==> flow/design.v <==
module mcs_bridge(
  input  [31:0] io_io_address,
  input         io_io_addr_strobe,
  input  [31:0] io_io_write_data,
  input         io_io_write_strobe,
  input  [3:0]  io_io_byte_enable,
  output [31:0] io_io_read_data,
  input         io_io_read_strobe,
  output        io_fp_video_cs,
                io_fp_mmio_cs,
                io_fp_write,
                io_fp_read,
  output [20:0] io_fp_addr,
  output [31:0] io_fp_wr_data,
  input  [31:0] io_fp_rd_data
);
  wire mcs_bridge_enable = io_io_address[31:24] == 8'hC0;
  assign io_io_read_data = io_fp_rd_data;
  assign io_fp_video_cs = mcs_bridge_enable & io_io_address[23];
  assign io_fp_mmio_cs = mcs_bridge_enable & ~(io_io_address[23]);
  assign io_fp_write = io_io_write_strobe;
  assign io_fp_read = io_io_read_strobe;
  assign io_fp_addr = io_io_address[22:2];
  assign io_fp_wr_data = io_io_write_data;
endmodule
module mmio_controller(
  input               io_fp_video_cs,
                      io_fp_mmio_cs,
                      io_fp_write,
                      io_fp_read,
  input  [20:0]       io_fp_addr,
  input  [31:0]       io_fp_wr_data,
  output [31:0]       io_fp_rd_data,
  output [63:0]       io_slot_cs,
  output [63:0][4:0]  io_slot_reg_addr,
  output [63:0][31:0] io_slot_write_data,
  output [63:0]       io_slot_write,
  input  [63:0][31:0] io_slot_read_data,
  output [63:0]       io_slot_read
);
  assign io_fp_rd_data = io_fp_read ? io_slot_read_data[io_fp_addr[10:5]] : 32'h0;
  assign io_slot_cs = io_fp_mmio_cs ? 64'h1 << io_fp_addr[10:5] : 64'h0;
  assign io_slot_reg_addr = {64{io_fp_addr[4:0]}};
  assign io_slot_write_data = {64{io_fp_wr_data}};
  assign io_slot_write = {64{io_fp_write}};
  assign io_slot_read = {64{io_fp_read}};
endmodule
module GPO(
  input                                          clock,
                                                 reset,
  input  [4:0]                                   slot_io_address,
  output [31:0]                                  slot_io_rd_data,
  input  [31:0]                                  slot_io_wr_data,
  input                                          slot_io_read,
                                                 slot_io_write,
                                                 slot_io_cs,
  output [15:0]                                  io
);
  reg [15:0] buf_gpo;
  always @(posedge clock) begin
    if (reset)
      buf_gpo <= 16'h0;
    else if (slot_io_write & slot_io_cs)
      buf_gpo <= slot_io_wr_data[15:0];
  end  
  assign slot_io_rd_data = {16'h0, buf_gpo};
  assign io = buf_gpo;
endmodule
module GPI(
  input         clock,
                reset,
  input  [4:0]  slot_io_address,
  output [31:0] slot_io_rd_data,
  input  [31:0] slot_io_wr_data,
  input         slot_io_read,
                slot_io_write,
                slot_io_cs,
  input  [15:0] io_data_in
);
  reg [31:0] buf_in;
  always @(posedge clock) begin
    if (reset)
      buf_in <= 32'h0;
    else
      buf_in <= {16'h0, io_data_in};
  end  
  assign slot_io_rd_data = buf_in;
endmodule
module timer(
  input         clock,
                reset,
  input  [4:0]  slot_io_address,
  output [31:0] slot_io_rd_data,
  input  [31:0] slot_io_wr_data,
  input         slot_io_read,
                slot_io_write,
                slot_io_cs
);
  reg [63:0] count;
  reg [31:0] config_reg;
  wire        wr_en = slot_io_write & slot_io_cs;
  always @(posedge clock) begin
    if (reset) begin
      count <= 64'h0;
      config_reg <= 32'h0;
    end
    else begin
      if (config_reg[0])
        count <= 64'h0;
      else if (wr_en & slot_io_address == 5'h1)
        count[31:0] <= slot_io_wr_data;
      else if (wr_en & slot_io_address == 5'h2)
        count[63:32] <= slot_io_wr_data;
      else if (config_reg[1])
        count <= count + 64'h1;
      if (slot_io_write & slot_io_cs & ~(|slot_io_address))
        config_reg <= slot_io_wr_data;
    end
  end  
  assign slot_io_rd_data =
    (|slot_io_address)
      ? (slot_io_address == 5'h1
           ? count[31:0]
           : slot_io_address == 5'h2 ? count[63:32] : 32'h0)
      : config_reg;
endmodule
module SevSegDisplay(
  input         clock,
                reset,
                io_enable_7seg,
  input  [31:0] io_display_data,
  output [7:0]  io_anode_select,
  output [6:0]  io_segs
);
  reg  [15:0]      anode_prescaler_c_value;
  reg  [2:0]       count;
  wire [7:0]       _GEN = io_enable_7seg ? ~(8'h1 << count) : 8'h1;
  wire [3:0]       digit =
    _GEN == 8'hFE
      ? io_display_data[3:0]
      : _GEN == 8'hFD
          ? io_display_data[7:4]
          : _GEN == 8'hFB
              ? io_display_data[11:8]
              : _GEN == 8'hF7
                  ? io_display_data[15:12]
                  : _GEN == 8'hEF
                      ? io_display_data[19:16]
                      : _GEN == 8'hDF
                          ? io_display_data[23:20]
                          : _GEN == 8'hBF
                              ? io_display_data[27:24]
                              : _GEN == 8'h7F ? io_display_data[31:28] : 4'h0;
  wire [6:0]       _GEN_0 = {3'h0, digit != 4'hE, 3'h6};
  wire [15:0][6:0] _GEN_1 =
    {{_GEN_0},
     {_GEN_0},
     {7'h21},
     {7'h46},
     {7'h3},
     {7'h8},
     {7'h10},
     {7'h0},
     {7'h78},
     {7'h2},
     {7'h12},
     {7'h19},
     {7'h30},
     {7'h24},
     {7'h79},
     {7'h40}};
  wire             anode_prescaler_wrap_wrap = anode_prescaler_c_value == 16'h9C3F;
  always @(posedge clock) begin
    if (reset) begin
      anode_prescaler_c_value <= 16'h0;
      count <= 3'h0;
    end
    else if (reset) begin
      anode_prescaler_c_value <= 16'h0;
      count <= 3'h0;
    end
    else begin
      if (io_enable_7seg) begin
        if (anode_prescaler_wrap_wrap)
          anode_prescaler_c_value <= 16'h0;
        else
          anode_prescaler_c_value <= anode_prescaler_c_value + 16'h1;
      end
      if (~reset & io_enable_7seg & anode_prescaler_wrap_wrap)
        count <= count + 3'h1;
    end
  end  
  assign io_anode_select = _GEN;
  assign io_segs = _GEN_1[digit];
endmodule
module SevSegDisplay_core(
  input                                                               clock,
                                                                      reset,
  input  [4:0]                                                        slot_io_address,
  output [31:0]                                                       slot_io_rd_data,
  input  [31:0]                                                       slot_io_wr_data,
  input                                                               slot_io_read,
                                                                      slot_io_write,
                                                                      slot_io_cs,
  output [14:0]                                                       io
);
  wire [7:0]  _seg7_io_anode_select;
  wire [6:0]  _seg7_io_segs;
  reg  [31:0] config_reg;
  wire        _GEN = slot_io_address == 5'h0;
  reg  [31:0] display_data;
  wire        _GEN_0 = slot_io_address == 5'h1;
  wire        wr_en = slot_io_write & slot_io_cs;
  always @(posedge clock) begin
    if (reset) begin
      config_reg <= 32'h0;
      display_data <= 32'h0;
    end
    else begin
      if (_GEN & wr_en)
        config_reg <= slot_io_wr_data;
      if (_GEN_0 & wr_en)
        display_data <= slot_io_wr_data;
    end
  end  
  SevSegDisplay seg7 (
    .clock           (clock),
    .reset           (reset),
    .io_enable_7seg  (config_reg[0]),
    .io_display_data (display_data),
    .io_anode_select (_seg7_io_anode_select),
    .io_segs         (_seg7_io_segs)
  );
  assign slot_io_rd_data = _GEN_0 ? display_data : _GEN ? config_reg : 32'h0;
  assign io = {_seg7_io_anode_select, _seg7_io_segs};
endmodule
module mmio_subsystem(
  input         clock,
                reset,
                io_fp_video_cs,
                io_fp_mmio_cs,
                io_fp_write,
                io_fp_read,
  input  [20:0] io_fp_addr,
  input  [31:0] io_fp_wr_data,
  output [31:0] io_fp_rd_data,
  input  [15:0] io_data_in,
  output [15:0] io_data_out,
  output [7:0]  io_anode_assert,
  output [6:0]  io_segs
);
  wire [31:0]       _sevenSegDisplay_slot_io_rd_data;
  wire [14:0]       _sevenSegDisplay_io;
  wire [31:0]       _timer_slot_io_rd_data;
  wire [31:0]       _gpi_slot_io_rd_data;
  wire [31:0]       _gpo_slot_io_rd_data;
  wire [15:0]       _gpo_io;
  wire [63:0]       _mmioController_io_slot_cs;
  wire [63:0][4:0]  _mmioController_io_slot_reg_addr;
  wire [63:0][31:0] _mmioController_io_slot_write_data;
  wire [63:0]       _mmioController_io_slot_write;
  wire [63:0]       _mmioController_io_slot_read;
  mmio_controller mmioController (
    .io_fp_video_cs     (io_fp_video_cs),
    .io_fp_mmio_cs      (io_fp_mmio_cs),
    .io_fp_write        (io_fp_write),
    .io_fp_read         (io_fp_read),
    .io_fp_addr         (io_fp_addr),
    .io_fp_wr_data      (io_fp_wr_data),
    .io_fp_rd_data      (io_fp_rd_data),
    .io_slot_cs         (_mmioController_io_slot_cs),
    .io_slot_reg_addr   (_mmioController_io_slot_reg_addr),
    .io_slot_write_data (_mmioController_io_slot_write_data),
    .io_slot_write      (_mmioController_io_slot_write),
    .io_slot_read_data
      ({{32'hFFFFFFFF},
        {32'hFFFFFFFF},
        {32'hFFFFFFFF},
        {32'hFFFFFFFF},
        {32'hFFFFFFFF},
        {32'hFFFFFFFF},
        {32'hFFFFFFFF},
        {32'hFFFFFFFF},
        {32'hFFFFFFFF},
        {32'hFFFFFFFF},
        {32'hFFFFFFFF},
        {32'hFFFFFFFF},
        {32'hFFFFFFFF},
        {32'hFFFFFFFF},
        {32'hFFFFFFFF},
        {32'hFFFFFFFF},
        {32'hFFFFFFFF},
        {32'hFFFFFFFF},
        {32'hFFFFFFFF},
        {32'hFFFFFFFF},
        {32'hFFFFFFFF},
        {32'hFFFFFFFF},
        {32'hFFFFFFFF},
        {32'hFFFFFFFF},
        {32'hFFFFFFFF},
        {32'hFFFFFFFF},
        {32'hFFFFFFFF},
        {32'hFFFFFFFF},
        {32'hFFFFFFFF},
        {32'hFFFFFFFF},
        {32'hFFFFFFFF},
        {32'hFFFFFFFF},
        {32'hFFFFFFFF},
        {32'hFFFFFFFF},
        {32'hFFFFFFFF},
        {32'hFFFFFFFF},
        {32'hFFFFFFFF},
        {32'hFFFFFFFF},
        {32'hFFFFFFFF},
        {32'hFFFFFFFF},
        {32'hFFFFFFFF},
        {32'hFFFFFFFF},
        {32'hFFFFFFFF},
        {32'hFFFFFFFF},
        {32'hFFFFFFFF},
        {32'hFFFFFFFF},
        {32'hFFFFFFFF},
        {32'hFFFFFFFF},
        {32'hFFFFFFFF},
        {32'hFFFFFFFF},
        {32'hFFFFFFFF},
        {32'hFFFFFFFF},
        {32'hFFFFFFFF},
        {32'hFFFFFFFF},
        {32'hFFFFFFFF},
        {32'hFFFFFFFF},
        {32'hFFFFFFFF},
        {32'hFFFFFFFF},
        {32'hFFFFFFFF},
        {32'hFFFFFFFF},
        {_sevenSegDisplay_slot_io_rd_data},
        {_timer_slot_io_rd_data},
        {_gpi_slot_io_rd_data},
        {_gpo_slot_io_rd_data}}),
    .io_slot_read       (_mmioController_io_slot_read)
  );
  GPO gpo (
    .clock           (clock),
    .reset           (reset),
    .slot_io_address (_mmioController_io_slot_reg_addr[6'h0]),
    .slot_io_rd_data (_gpo_slot_io_rd_data),
    .slot_io_wr_data (_mmioController_io_slot_write_data[6'h0]),
    .slot_io_read    (_mmioController_io_slot_read[0]),
    .slot_io_write   (_mmioController_io_slot_write[0]),
    .slot_io_cs      (_mmioController_io_slot_cs[0]),
    .io              (_gpo_io)
  );
  GPI gpi (
    .clock           (clock),
    .reset           (reset),
    .slot_io_address (_mmioController_io_slot_reg_addr[6'h1]),
    .slot_io_rd_data (_gpi_slot_io_rd_data),
    .slot_io_wr_data (_mmioController_io_slot_write_data[6'h1]),
    .slot_io_read    (_mmioController_io_slot_read[1]),
    .slot_io_write   (_mmioController_io_slot_write[1]),
    .slot_io_cs      (_mmioController_io_slot_cs[1]),
    .io_data_in      (io_data_in)
  );
  timer timer (
    .clock           (clock),
    .reset           (reset),
    .slot_io_address (_mmioController_io_slot_reg_addr[6'h2]),
    .slot_io_rd_data (_timer_slot_io_rd_data),
    .slot_io_wr_data (_mmioController_io_slot_write_data[6'h2]),
    .slot_io_read    (_mmioController_io_slot_read[2]),
    .slot_io_write   (_mmioController_io_slot_write[2]),
    .slot_io_cs      (_mmioController_io_slot_cs[2])
  );
  SevSegDisplay_core sevenSegDisplay (
    .clock           (clock),
    .reset           (reset),
    .slot_io_address (_mmioController_io_slot_reg_addr[6'h3]),
    .slot_io_rd_data (_sevenSegDisplay_slot_io_rd_data),
    .slot_io_wr_data (_mmioController_io_slot_write_data[6'h3]),
    .slot_io_read    (_mmioController_io_slot_read[3]),
    .slot_io_write   (_mmioController_io_slot_write[3]),
    .slot_io_cs      (_mmioController_io_slot_cs[3]),
    .io              (_sevenSegDisplay_io)
  );
  assign io_data_out = _gpo_io;
  assign io_anode_assert = _sevenSegDisplay_io[14:7];
  assign io_segs = _sevenSegDisplay_io[6:0];
endmodule
module Top(
  input         clock,
                reset,
  input  [31:0] io_address,
  input         io_addr_strobe,
  input  [31:0] io_write_data,
  input         io_write_strobe,
  input  [3:0]  io_byte_enable,
  input         io_read_strobe,
  output [31:0] io_read_data,
  input  [15:0] sw,
  output [15:0] led,
  output [7:0]  anode_assert,
  output [6:0]  segs
);
  wire [31:0] _mmioSubsystem_io_fp_rd_data;
  wire        _mcsBridge_io_fp_video_cs;
  wire        _mcsBridge_io_fp_mmio_cs;
  wire        _mcsBridge_io_fp_write;
  wire        _mcsBridge_io_fp_read;
  wire [20:0] _mcsBridge_io_fp_addr;
  wire [31:0] _mcsBridge_io_fp_wr_data;
  mcs_bridge mcsBridge (
    .io_io_address      (io_address),
    .io_io_addr_strobe  (io_addr_strobe),
    .io_io_write_data   (io_write_data),
    .io_io_write_strobe (io_write_strobe),
    .io_io_byte_enable  (io_byte_enable),
    .io_io_read_data    (io_read_data),
    .io_io_read_strobe  (io_read_strobe),
    .io_fp_video_cs     (_mcsBridge_io_fp_video_cs),
    .io_fp_mmio_cs      (_mcsBridge_io_fp_mmio_cs),
    .io_fp_write        (_mcsBridge_io_fp_write),
    .io_fp_read         (_mcsBridge_io_fp_read),
    .io_fp_addr         (_mcsBridge_io_fp_addr),
    .io_fp_wr_data      (_mcsBridge_io_fp_wr_data),
    .io_fp_rd_data      (_mmioSubsystem_io_fp_rd_data)
  );
  mmio_subsystem mmioSubsystem (
    .clock           (clock),
    .reset           (reset),
    .io_fp_video_cs  (_mcsBridge_io_fp_video_cs),
    .io_fp_mmio_cs   (_mcsBridge_io_fp_mmio_cs),
    .io_fp_write     (_mcsBridge_io_fp_write),
    .io_fp_read      (_mcsBridge_io_fp_read),
    .io_fp_addr      (_mcsBridge_io_fp_addr),
    .io_fp_wr_data   (_mcsBridge_io_fp_wr_data),
    .io_fp_rd_data   (_mmioSubsystem_io_fp_rd_data),
    .io_data_in      (sw),
    .io_data_out     (led),
    .io_anode_assert (anode_assert),
    .io_segs         (segs)
  );
endmodule
* Step by step through the tools: Top *
The steps from the RTL of Top to its reports follow in flow order.
Line numbers count from 1 in the design file above.
Library cell names are shortened.
The mark - stands for no value.

inputs
  top module = Top
  clock = clock
  cell library = sky130hd
  corner = tt_025C_1v80

* Word level *
Counts by Yosys on the flattened word-level netlist (proc, flatten, opt, wreduce; memories kept). Register bits leave out memories and registers merged into their read ports (data or address). Print and check cells are left out. Cells with the same type and inputs are merged into one.

storage and ports
  register bits = 227
  input bits = 89
  output and inout bits = 63
  word-level cells = 77

cells by class
  add/subtract/negate cells = 3
  multipliers = 1
  eq/ne operators = 14
  shift-type cells = 4
  mux-type cells = 22
  bitwise logic cells = 16
  reduce/logical cells = 7

operators by type and width
  kind                                          number
  indexed select 2048 x 12 -> 32 bit            1
  two-way mux 32 bit                            11
  indexed select 112 x 32 -> 7 bit              1
  adder 64 x 1 -> 64 bit with constant B        1
  equality test 8 bit with constant B           8
  two-way mux 4 bit                             9
  multiplier 4 x 3 -> 7 bit with constant B     1
  adder 16 x 1 -> 16 bit with constant B        1
  equality test 16 bit with constant B          1
  two-way mux 16 bit                            1
  bitwise AND 1 bit                             11
  left shift 1 x 3 -> 8 bit with constant A     1
  equality test 8 x 7 -> 1 bit with constant B  1
  inverter 8 bit                                1
  two-way mux 8 bit                             1
  left shift 1 x 6 -> 4 bit with constant A     1
  equality test 5 x 1 -> 1 bit with constant B  1
  equality test 5 x 2 -> 1 bit with constant B  1
  logical NOT 5 bit                             1
  OR reduction 5 bit                            1
  inverter 1 bit                                4
  AND reduction 2 bit                           2
  nonzero test 2 bit                            2
  inequality test 4 bit with constant B         1
  adder 3 x 1 -> 3 bit with constant B          1
  inequality test 2 bit with constant B         1
  OR reduction 2 bit                            1

* Longest topological paths *
Depth = most cells in a row (Yosys ltp): at word level without a register or memory, in the mapped netlist without a sequential cell, where the memories' decode and read muxes count.

depth
  depth in word-level cells = 14
  ABC_AREA = 0
  depth in mapped cells = 14
  mapped depth without buffers = 13

* Mapped cells and area *
Yosys stat after the flow's synthesis: flattened, memories mapped to cells. It holds for the ABC_AREA given above (unset counts as 0); a run with the other value may have another netlist.
Totals and module areas in this step are rounded.

cells by type
  type      number  total area (um^2)
  dfxtp_1   211     4.22E+03
  nand2_1   331     1.24E+03
  a21oi_1   188     940.902
  clkbuf_1  106     397.882
  nor2_1    102     382.867
  o21ai_0   73      365.35
  mux4_2    16      360.346
  nand3_1   62      310.298
  nand4_1   38      237.728
  xor2_1    27      236.477
  o211ai_1  25      187.68
  nor2b_1   28      175.168
  xnor2_1   19      166.41
  ha_1      13      162.656
  a211oi_1  21      157.651
  a21boi_0  21      157.651
  and3_1    25      156.4
  a22o_1    17      148.893

Not listed: further types 52, cells in them 235.

synthesis totals
  cell count = 1558
  mapped area = 12000 um^2
  sequential area = 4200 um^2
  flip-flops = 211
  buffer cells = 123

By module: a second synthesis without flattening, with its own total; a netlist apart from the flattened one above.

second synthesis, totals
  cell total of the unflattened synthesis = 5304
  area (unflattened synthesis) = 48000 um^2

Rows give one instance, submodules left out.

by module
  module              times used  cells  area (um^2)  seq. area (um^2)
  mmio_controller     1           3740   35000        0.0
  timer               1           805    5900         1900
  SevSegDisplay_core  1           288    3000         1300
  SevSegDisplay       1           223    1800         380
  GPO                 1           105    980          320
  mcs_bridge          1           92     690          0.0
  GPI                 1           50     590          320
  mmio_subsystem      1           1      3.8          0.0
  Top                 1           0      0.0          0.0

* Worst setup path after synthesis *
Source: OpenSTA report_checks on the synthesized netlist (no wires, ideal clock, input and output delay 20% of the period each), path of least setup slack; recovery checks are left aside. Register names are those of the netlist, which keeps one name where synthesis merged equal registers.

timing path post-synthesis
  kind = register -> output
  from = register mmioSubsystem.sevenSegDisplay.seg7.count[2]
  to = output segs[1]
  period = 4.5 ns
  external output delay = 0.900 ns
  launch time at the first pin = 0.000 ns
  data arrival time = 3.260 ns
  data required time = 3.600 ns
  slack = 0.340 ns
  path delay = 3.260 ns
  driving pins on the path = 14
  path buffers = 1
  period reached after synthesis = 4.16 ns

"path delay" = arrival - input delay + setup time.
At an output port there is no setup time.
"driving pins on the path": output pins that drive a net of the path, with the launching flip-flop's if there is one; two outputs of one cell count as two.
"period reached after synthesis" is the clock period less the worst setup slack; recovery checks do not enter. This is arithmetic on one report: input and output delays are still those of the set period (20% each).
A register here has more assigning lines than the two given.

on the way, post-synthesis
  cell sequence = dfxtp_1 -> clkbuf_1 -> inv_1 -> ha_1 -> nor4b_2 -> nand3_1 -> nand3_1 -> nor3_1 -> o32ai_1 -> inv_1 -> ha_1 -> inv_1 -> a21oi_1 -> mux2_2

ends and longest elaborated chain, post-synthesis
  item           line  text
  from (decl)    136   reg  [2:0]       count;
  from (assign)  176   count <= 3'h0;
  from (assign)  190   count <= count + 3'h1;
  to (decl)      402   output [6:0]  segs

No chain of elaborated cells between the ends is given.

* Path in the finished layout *
From the final timing report of flow run B: the path of least setup slack in the routed layout; clock arrival at registers is part of the times.

timing path after layout
  kind = input -> output
  from = input io_address[6]
  to = output io_read_data[28]
  period = 4.5 ns
  external input delay = 0.90 ns
  external output delay = 0.90 ns
  launch time at the first pin = 0.90 ns
  data arrival time = 3.65 ns
  data required time = 3.60 ns
  slack = -0.05 ns
  driving pins on the path = 10
  path buffers = 5

Between the ends stands the longest chain of elaborated cells between them, by number of cells; it is not shown to be the way that was timed. Of several equally long chains one is given.
A line is the first line of the expression or statement that the cell stems from. Yosys adds cells for indexed reads and writes and turns some case tables into memories.

on the way, after layout
  cell sequence = clkdlybuf4s50_1 -> nor4_4 -> buf_6 -> clkbuf_4 -> buf_2 -> o21ai_0 -> a21oi_1 -> o211ai_1 -> a21boi_1 -> clkdlybuf4s50_1
  length of the longest elaborated chain = 6
  elaborated cells between the ends (all ways) = 11
  classes of those cells = 2 x eq/ne; 1 x shift; 6 x mux; 2 x reduce/logical

ends and longest elaborated chain, after layout
  item                                line  text
  from (decl)                         392   input  [31:0] io_address,
  equality test 5 x 2 -> 1 bit        124   : slot_io_address == 5'h2 ? count[63:32] : 32'h0)
  two-way mux 32 bit                  124
  two-way mux 32 bit                  122   ? (slot_io_address == 5'h1
  two-way mux 32 bit                  121   (|slot_io_address)
  indexed select 2048 x 12 -> 32 bit  41    assign io_fp_rd_data = io_fp_read ? io_slot_read_data[io_fp_addr[10:5]] : 32'h0;
  two-way mux 32 bit                  41
  to (decl)                           398   output [31:0] io_read_data,

Top through Yosys and OpenROAD on sky130hd: 4 stored runs, unordered, with their settings and measured results. The constraints put input and output delay at 20% of the set period each and load the outputs with 0.01 pF.
"achieved clock period" = clock period - worst setup slack. The figure is calculated, with input and output delays left at 20% of the set period.
By "worst setup path time" is meant the share of the clock period that the worst setup path is allowed (20% is reserved at inputs, 20% at outputs), minus its slack. Clock arrival times at its registers enter into it.
By "power" is meant OpenSTA's value without simulated activity: inputs other than the clock are taken to toggle once in ten clock periods, and the tool carries that through the logic.
The measured numbers are rounded.

Flow run A
==> flow/run.sh <==
#!/bin/bash
# the make line also repeats the synthesis and layout settings of config.mk as NAME=value (left out here)
make -C /OpenROAD-flow-scripts/flow DESIGN_CONFIG=/design/flow/config.mk WORK_HOME=/design/flow/orfs CLKGATE_MAP_FILE= finish
==> flow/config.mk <==
export PLATFORM = sky130hd
export DESIGN_NAME = Top
export DESIGN_NICKNAME = Top
export VERILOG_FILES = /design/flow/design.v
export SDC_FILE = /design/flow/constraint.sdc
export NUM_CORES = 4
export LEC_CHECK = 0
export CAP_MARGIN = 20
export CELL_PAD_IN_SITES_DETAIL_PLACEMENT = 1
export CORE_ASPECT_RATIO = 0.56
export CORE_MARGIN = 2
export CORE_UTILIZATION = 71
export CTS_CLUSTER_DIAMETER = 38
export GPL_TIMING_DRIVEN = 1
export HOLD_SLACK_MARGIN = 0.27
export MIN_ROUTING_LAYER = met2
export PLACE_DENSITY_LB_ADDON = 0.19
export SLEW_MARGIN = 20
==> flow/constraint.sdc <==
create_clock -name core_clock -period 5.1 [get_ports {clock}]
set_input_delay 1.0200 -clock core_clock [delete_from_list [all_inputs] [get_ports {clock}]]
set_output_delay 1.0200 -clock core_clock [all_outputs]
set_load 0.01 [all_outputs]

==> results of flow run A <==
did not finish, placement stopped with DPL-0033

Flow run B
==> flow/run.sh <==
#!/bin/bash
# the make line also repeats the synthesis and layout settings of config.mk as NAME=value (left out here)
make -C /OpenROAD-flow-scripts/flow DESIGN_CONFIG=/design/flow/config.mk WORK_HOME=/design/flow/orfs CLKGATE_MAP_FILE= finish
==> flow/config.mk <==
export PLATFORM = sky130hd
export DESIGN_NAME = Top
export DESIGN_NICKNAME = Top
export VERILOG_FILES = /design/flow/design.v
export SDC_FILE = /design/flow/constraint.sdc
export NUM_CORES = 4
export LEC_CHECK = 0
export CAP_MARGIN = 20
export CORE_MARGIN = 2
export CORE_UTILIZATION = 38
export CTS_CLUSTER_DIAMETER = 119
export GPL_TIMING_DRIVEN = 0
export MIN_ROUTING_LAYER = met2
export PLACE_DENSITY_LB_ADDON = 0.19
export SLEW_MARGIN = 20
==> flow/constraint.sdc <==
create_clock -name core_clock -period 4.5 [get_ports {clock}]
set_input_delay 0.9000 -clock core_clock [delete_from_list [all_inputs] [get_ports {clock}]]
set_output_delay 0.9000 -clock core_clock [all_outputs]
set_load 0.01 [all_outputs]

==> results of flow run B <==
chip area after synthesis (Yosys): 12000 um^2
die area: 32000 um^2
standard-cell area of the final layout: 15000 um^2
utilization: 50 %
worst setup slack after layout: -0.048 ns
total negative slack: -0.048 ns
worst hold slack: 0.45 ns
power: 4700 µW
achieved clock period: 4.548 ns
worst setup path time: 2.75 ns
worst setup path kind: input -> output

Flow run C
==> flow/run.sh <==
#!/bin/bash
# the make line also repeats the synthesis and layout settings of config.mk as NAME=value (left out here)
make -C /OpenROAD-flow-scripts/flow DESIGN_CONFIG=/design/flow/config.mk WORK_HOME=/design/flow/orfs CLKGATE_MAP_FILE= finish
==> flow/config.mk <==
export PLATFORM = sky130hd
export DESIGN_NAME = Top
export DESIGN_NICKNAME = Top
export VERILOG_FILES = /design/flow/design.v
export SDC_FILE = /design/flow/constraint.sdc
export NUM_CORES = 4
export LEC_CHECK = 0
export CAP_MARGIN = 20
export CELL_PAD_IN_SITES_DETAIL_PLACEMENT = 0
export CELL_PAD_IN_SITES_GLOBAL_PLACEMENT = 1
export CORE_MARGIN = 2
export CORE_UTILIZATION = 69
export CTS_CLUSTER_DIAMETER = 388
export GPL_TIMING_DRIVEN = 0
export MAX_ROUTING_LAYER = met5
export MIN_ROUTING_LAYER = met1
export SETUP_SLACK_MARGIN = 1.39
export SLEW_MARGIN = 20
export TNS_END_PERCENT = 65
==> flow/constraint.sdc <==
create_clock -name core_clock -period 6.14 [get_ports {clock}]
set_input_delay 1.2280 -clock core_clock [delete_from_list [all_inputs] [get_ports {clock}]]
set_output_delay 1.2280 -clock core_clock [all_outputs]
set_load 0.01 [all_outputs]

==> results of flow run C <==
did not finish, placement stopped with GPL-0301

Flow run D
==> flow/run.sh <==
#!/bin/bash
# the make line also repeats the synthesis and layout settings of config.mk as NAME=value (left out here)
make -C /OpenROAD-flow-scripts/flow DESIGN_CONFIG=/design/flow/config.mk WORK_HOME=/design/flow/orfs CLKGATE_MAP_FILE= finish
==> flow/config.mk <==
export PLATFORM = sky130hd
export DESIGN_NAME = Top
export DESIGN_NICKNAME = Top
export VERILOG_FILES = /design/flow/design.v
export SDC_FILE = /design/flow/constraint.sdc
export NUM_CORES = 4
export LEC_CHECK = 0
export CAP_MARGIN = 20
export CORE_MARGIN = 2
export CORE_UTILIZATION = 40
export SLEW_MARGIN = 20
==> flow/constraint.sdc <==
create_clock -name core_clock -period 4.45 [get_ports {clock}]
set_input_delay 0.8900 -clock core_clock [delete_from_list [all_inputs] [get_ports {clock}]]
set_output_delay 0.8900 -clock core_clock [all_outputs]
set_load 0.01 [all_outputs]

==> results of flow run D <==
chip area after synthesis (Yosys): 12000 um^2
die area: 31000 um^2
standard-cell area of the final layout: 15000 um^2
utilization: 51 %
worst setup slack after layout: 0.087 ns
total negative slack: 0.000 ns
worst hold slack: 0.45 ns
power: 4400 µW
achieved clock period: 4.363 ns
worst setup path time: 2.58 ns
worst setup path kind: input -> output
